==> flow/design.v <==
module comparator 
#(
  parameter DATA_WIDTH  = 16,
  parameter BINARY_TREE = 1,
  parameter NUM_INPUTS  = 16
)
(
  input  logic [NUM_INPUTS-1:0][DATA_WIDTH-1 : 0] cmp_ip,
  output logic [$clog2(NUM_INPUTS)-1 :0]  out
);
  generate if (BINARY_TREE == 0) begin
    always_comb begin
      out      = '0;
      for (int i =0; i < NUM_INPUTS; ++i) begin
        if (cmp_ip[i] > cmp_ip[out]) begin
          out      = i;
        end
      end
    end
  end else begin
    logic [$clog2(NUM_INPUTS)-1 : 0] out_stg[$clog2(NUM_INPUTS) + 1][NUM_INPUTS];
    logic [DATA_WIDTH-1 : 0]         cmp_stg[$clog2(NUM_INPUTS) + 1][NUM_INPUTS];
    always_comb begin
      for (int i = 0; i < NUM_INPUTS; i++) begin
        cmp_stg[0][i]  = cmp_ip[i];
        out_stg[0][i]  = i;
      end
      for (int i = 0;i < $clog2(NUM_INPUTS); i++) begin
        for (int j = 0;j < NUM_INPUTS; ++j) begin
          out_stg[i+1][j]    = 'X;
          cmp_stg[i+1][j]    = 'X;
        end
      end
      for (int i = 0;i < $clog2(NUM_INPUTS); i++) begin
        for (int j = 0;j < (NUM_INPUTS/2**i); j= j+2) begin
          if (cmp_stg[i][j] > cmp_stg[i][j+1]) begin
            out_stg[i+1][j/2]    = out_stg[i][j];
            cmp_stg[i+1][j/2]    = cmp_stg[i][j];
          end else begin
            out_stg[i+1][j/2]    = out_stg[i][j+1];
            cmp_stg[i+1][j/2]    = cmp_stg[i][j+1];
          end
        end
      end
      out   = out_stg[$clog2(NUM_INPUTS)][0];
    end
  end
  endgenerate
endmodule
module argmax16 (
  input  logic         clk,
  input  logic         rstn,        
  input  logic         in_valid,
  input  logic [255:0] in_data,     
  output logic         out_valid,
  output logic [3:0]   out_idx
);
  logic [255:0] data_q;
  logic         valid_q;
  logic [3:0]   idx_c;
  always_ff @(posedge clk or negedge rstn) begin
    if (!rstn) begin
      valid_q   <= 1'b0;
      out_valid <= 1'b0;
    end else begin
      valid_q   <= in_valid;
      out_valid <= valid_q;
    end
  end
  always_ff @(posedge clk) begin
    data_q  <= in_data;
    out_idx <= idx_c;
  end
  comparator #(
    .DATA_WIDTH  (16),
    .BINARY_TREE (1),
    .NUM_INPUTS  (16)
  ) u_cmp (
    .cmp_ip (data_q),
    .out    (idx_c)
  );
endmodule
# == From RTL to reports: argmax16 ==
# Tool output for the design above before and after an edit, in the order of the flow.
# "before" refers to lines of the RTL above, "after" to lines of the edited file.
# "delta": "after" minus "before" as printed here.
# Cell names lack the library's common part.
# A cell with -- has no value.
# setup
design,argmax16
clk_port,clk
library,sky130hd
corner,tt_025C_1v80

# == Edit of the RTL ==
# The edit as a unified diff against the file above.
# This change comes from a script, not from a designer. The edited design behaves differently; no optimisation was intended.
# begin of diff
@@ -61,11 +61,10 @@
   always_ff @(posedge clk or negedge rstn) begin
     if (!rstn) begin
-      valid_q   <= 1'b0;
       out_valid <= 1'b0;
     end else begin
-      valid_q   <= in_valid;
       out_valid <= valid_q;
     end
   end
+  always_comb valid_q = in_valid;
   always_ff @(posedge clk) begin
     data_q  <= in_data;
# end of diff

# == Word-level counts ==
# Yosys after proc, flatten, opt, wreduce and memory -nomap, before mapping. Enables and synchronous resets that opt folds into registers are not counted as muxes. Print and check cells are not counted. Equal cells are merged and count once.
# classes
item,before,after,delta
mux,29,29,0
n_cmp,15,15,0
# ops
operator,before,after,delta
greater-than comparator 16 bit,15,15,0
2-to-1 mux 16 bit,14,14,0
2-to-1 mux 1 bit,8,8,0
2-to-1 mux 2 bit,4,4,0
2-to-1 mux 3 bit,2,2,0
2-to-1 mux 4 bit,1,1,0
# bits
item,before,after,delta
register_bits,262,261,-1
word_cells,48,47,-1
inputBits,259,259,0

# == Depth ==
# Yosys ltp: most cells in a row. Word level: on the elaborated netlist, between registers, memories and ports. Mapped: between sequential cells and ports; inverters and the memories' decode and read muxes count.
# logic_depth
item,before,after,delta
word_depth,8,8,0
abc_area,0,0,--
ltp_mapped,39,40,1
mapped_depth_nobuf,35,35,0

# == After synthesis ==
# The flow's flattened synthesis, as Yosys stat reports it; memories are mapped. The netlist is that of the ABC_AREA named above (0 if unset); the other value can give another one.
# synth_totals
item,before,after,delta
yosys_area_um2,13824.5,13895.8,71.3
ff_cells,262,261,-1
stdcells,1434,1434,0
n_buf,43,44,1
# by_type
cell,before,after,delta
o21ai_1,1,18,17
o21ai_0,54,40,-14
mux2_2,40,49,9
mux2_4,9,0,-9
a21oi_4,1,10,9
a21oi_2,20,13,-7
a221oi_1,17,10,-7
a221oi_2,6,13,7
inv_1,140,144,4
nand3_1,35,31,-4
clkbuf_1,21,18,-3
a21o_1,16,13,-3
nor3_1,13,10,-3
a22oi_1,11,14,3
a2bb2oi_1,5,2,-3
or2_2,4,1,-3
nand2_1,82,84,2
nor2_1,46,48,2
# Not every row of either side is listed.
# By module: a second synthesis without flattening, with its own total; a netlist apart from the flattened one above.
# hier_totals
item,before,after,delta
hier_cells,1436,1432,-4
area_unflattened_um2,13845.8,13798.2,-47.6
# Each row is one instance without its submodules.
# by_module_before
mod,instances,cells,mod_area_um2
comparator,1,1174,8590.7
argmax16,1,262,5255.0
# by_module_after
mod,instances,cells,mod_area_um2
comparator,1,1171,8568.2
argmax16,1,261,5230.0

# == Path before layout ==
# Source: OpenSTA report_checks on the synthesized netlist (no wires, ideal clock, input and output delay 20% of the period each), path of least setup slack; recovery checks are left aside. Register names are those of the netlist, which keeps one name where synthesis merged equal registers.
# synth_path
item,before,after,delta
path_type,register -> register,register -> register,--
startpoint,register data_q[81],register data_q[90],--
endpoint,register out_idx[0],register out_idx[0],--
slack_ps,1306,1313,7
clock_period_ps,8500,8500,0
n_path_buf,5,5,0
path_stages,40,38,-2
arrival_ps,7109,7108,-1
setup_time_ps,86,79,-7
required_time_ps,8414,8421,7
delay_ps,7195,7187,-8
synth_period_reached_ps,7194,7187,-7
# "delay_ps" is the arrival time less input delay plus setup time.
# "path_stages" counts driving pins, that of a launching flip-flop among them; a cell with two outputs on the path counts twice.
# "synth_period_reached_ps" is the clock period less the worst setup slack; recovery checks do not enter. This is arithmetic on one report: input and output delays are still those of the set period (20% each).
# Between the ends stands the longest chain of elaborated cells between them, by number of cells; it is not shown to be the way that was timed. Of several equally long chains one is given.
# A line is the first line of the expression or statement that the cell stems from. Yosys adds cells for indexed reads and writes and turns some case tables into memories.
# synth_via_before
path_cell_list,dfxtp_1 > inv_1 > ha_1 > nor2b_1 > o211ai_1 > a2111oi_0 > nor3_1 > a21oi_2 > buf_2 > mux2_2 > ha_1 > nor2b_1 > o211ai_1 > a21oi_1 > o31ai_1 > a22o_1 > clkbuf_1 > clkbuf_1 > [... 4 more ...] > a21o_1 > a21oi_1 > a211oi_1 > o31ai_2 > nor2b_1 > buf_2 > clkbuf_1 > a22oi_1 > o211ai_1 > ha_1 > a21o_1 > a211oi_1 > o21ai_0 > o2111ai_1 > o211ai_1 > o31ai_1 > nor3_1 > a211oi_1
elab_chain_cells,8
cone_cells,11
cone_lines,1
cone_classes,compare: 4; mux: 7
# synth_rtl_before
item,line,text
start: declaration,58,logic [255:0] data_q;
start: assignment,71,data_q  <= in_data;
greater-than comparator 16 bit,36,if (cmp_stg[i][j] > cmp_stg[i][j+1]) begin
2-to-1 mux 16 bit,36,
greater-than comparator 16 bit,36,
2-to-1 mux 16 bit,36,
greater-than comparator 16 bit,36,
2-to-1 mux 16 bit,36,
greater-than comparator 16 bit,36,
2-to-1 mux 4 bit,36,
end: assignment,72,out_idx <= idx_c;
end: declaration,56,output logic [3:0]   out_idx
# Some nets on the timed path still bear RTL names; the line given drives or declares the net.
# synth_nets_before
signal,line
idx_c[3],36
# synth_via_after
path_cell_list,dfxtp_1 > inv_1 > ha_1 > and4_1 > nor4b_2 > a221o_1 > o22ai_2 > buf_4 > mux2_2 > ha_1 > nor2b_1 > o211ai_1 > a21oi_1 > o31ai_1 > a22o_1 > clkbuf_1 > clkbuf_1 > nand2_1 > [... 2 more ...] > a21o_1 > a21o_1 > a21oi_1 > a211oi_1 > o31ai_2 > nor2b_1 > buf_2 > clkbuf_1 > a22oi_1 > o211ai_1 > ha_1 > a21o_1 > a21o_1 > a211oi_1 > o211ai_1 > o31ai_1 > nor3_1 > a211oi_2
elab_chain_cells,8
cone_cells,11
cone_lines,1
cone_classes,compare: 4; mux: 7
# synth_rtl_after
item,line,text
start: declaration,58,logic [255:0] data_q;
start: assignment,70,data_q  <= in_data;
greater-than comparator 16 bit,36,if (cmp_stg[i][j] > cmp_stg[i][j+1]) begin
2-to-1 mux 16 bit,36,
greater-than comparator 16 bit,36,
2-to-1 mux 16 bit,36,
greater-than comparator 16 bit,36,
2-to-1 mux 16 bit,36,
greater-than comparator 16 bit,36,
2-to-1 mux 4 bit,36,
end: assignment,71,out_idx <= idx_c;
end: declaration,56,output logic [3:0]   out_idx
# synth_nets_after
signal,line
idx_c[3],36

# == Worst path after layout ==
# From the final timing report of the runs of set A: the path of least setup slack in the routed layout; clock arrival at registers is part of the times.
# The report prints the path's times to 10 ps; the period is as set.
# layout_path
item,before,after,delta
path_type,register -> register,register -> register,--
startpoint,register data_q[145],register data_q[191],--
endpoint,register out_idx[0],register out_idx[0],--
slack_ps,710,650,-60
arrival_ps,8280,8250,-30
required_time_ps,8980,8900,-80
path_stages,35,32,-3
setup_time_ps,80,140,60
clock_period_ps,8500,8500,0
n_path_buf,3,1,-2
# Between the ends stands the longest chain of elaborated cells between them, by number of cells; it is not shown to be the way that was timed. Of several equally long chains one is given.
# layout_via_before
path_cell_list,dfxtp_1 > inv_1 > ha_1 > nor2b_1 > o211ai_1 > a21oi_1 > a211oi_1 > o22ai_2 > buf_4 > mux2_2 > ha_1 > nand4_1 > nor3_1 > o31ai_1 > a22o_1 > buf_4 > nor2_1 > a21oi_1 > ha_1 > a21o_1 > a21o_1 > a211oi_1 > a21o_1 > nand2_1 > buf_4 > o22ai_1 > a221oi_2 > ha_1 > a21o_1 > a21o_1 > a211oi_1 > o211ai_1 > o31ai_2 > nor3_1 > a211oi_1
elab_chain_cells,8
cone_cells,11
cone_lines,1
cone_classes,compare: 4; mux: 7
# layout_rtl_before
item,line,text
start: declaration,58,logic [255:0] data_q;
start: assignment,71,data_q  <= in_data;
greater-than comparator 16 bit,36,if (cmp_stg[i][j] > cmp_stg[i][j+1]) begin
2-to-1 mux 16 bit,36,
greater-than comparator 16 bit,36,
2-to-1 mux 16 bit,36,
greater-than comparator 16 bit,36,
2-to-1 mux 16 bit,36,
greater-than comparator 16 bit,36,
2-to-1 mux 4 bit,36,
end: assignment,72,out_idx <= idx_c;
end: declaration,56,output logic [3:0]   out_idx
# Some nets on the timed path still bear RTL names; the line given drives or declares the net.
# layout_nets_before
signal,line
idx_c[3],36
# layout_via_after
path_cell_list,dfxtp_1 > inv_1 > ha_1 > nand4_2 > or4_1 > and2_4 > a21oi_1 > ha_1 > a21oi_1 > nor2_1 > a211oi_1 > o21a_1 > a22o_1 > buf_4 > nor2_1 > a21oi_1 > ha_1 > a21o_1 > a21o_1 > a211oi_1 > a21o_1 > nand2_1 > o22ai_1 > a221oi_2 > ha_1 > nand4_1 > a31oi_1 > a211oi_1 > o211ai_1 > o31ai_2 > nor3_1 > a211oi_2
elab_chain_cells,8
cone_cells,11
cone_lines,1
cone_classes,compare: 4; mux: 7
# layout_rtl_after
item,line,text
start: declaration,58,logic [255:0] data_q;
start: assignment,70,data_q  <= in_data;
greater-than comparator 16 bit,36,if (cmp_stg[i][j] > cmp_stg[i][j+1]) begin
2-to-1 mux 16 bit,36,
greater-than comparator 16 bit,36,
2-to-1 mux 16 bit,36,
greater-than comparator 16 bit,36,
2-to-1 mux 16 bit,36,
greater-than comparator 16 bit,36,
2-to-1 mux 4 bit,36,
end: assignment,71,out_idx <= idx_c;
end: declaration,56,output logic [3:0]   out_idx
# layout_nets_after
signal,line
idx_c[3],36

# == Layout results ==
# Runs of the flow (Yosys, OpenROAD) on both versions; the two runs of a pair have the same settings. The constraints put input and output delay at 20% of the set period each and load the outputs with 0.01 pF.
# settings_set_A
CORE_UTILIZATION,40
period_ns,8.5
CAP_MARGIN,20
CORE_MARGIN,2
SLEW_MARGIN,20
# measured_set_A
item,before,after,delta
util_pct,52.6,52.4,-0.2
design.die.area_um2,36063.9,36246.4,182.5
timing.hold.ws_ps,367,1199,832
final_setup_tns_ps,0,0,0
setup_worst_slack_ps,706,649,-57
stdcell_area_um2,18018.5,18012.3,-6.2
design_power_uw,4284,4244,-40
ys_area_um2,13824.5,13895.8,71.3
achieved_period_ps,7794,7851,57
# settings_set_B
ABC_AREA,0
CAP_MARGIN,0
CORE_ASPECT_RATIO,1.19
CORE_MARGIN,8
CORE_UTILIZATION,67
CTS_CLUSTER_SIZE,79
GPL_ROUTABILITY_DRIVEN,1
GPL_TIMING_DRIVEN,1
HOLD_SLACK_MARGIN,0.26
MIN_ROUTING_LAYER,met1
PLACE_DENSITY,0.92
period_ns,8.7
SLEW_MARGIN,20
# measured_set_B
item,before,after,delta
util_pct,87.0,87.7,0.7
design.die.area_um2,25503.6,25621.4,117.8
timing.hold.ws_ps,365,1256,891
final_setup_tns_ps,0,0,0
setup_worst_slack_ps,306,307,1
stdcell_area_um2,17687.0,17883.4,196.4
design_power_uw,4235,4408,173
ys_area_um2,13824.5,13895.8,71.3
achieved_period_ps,8394,8393,-1
# "achieved_period_ps" means the clock period less the worst setup slack. The figure is calculated, with input and output delays left at 20% of the set period.
# "design_power_uw" is the tool's figure for a default switching activity; nothing was simulated.
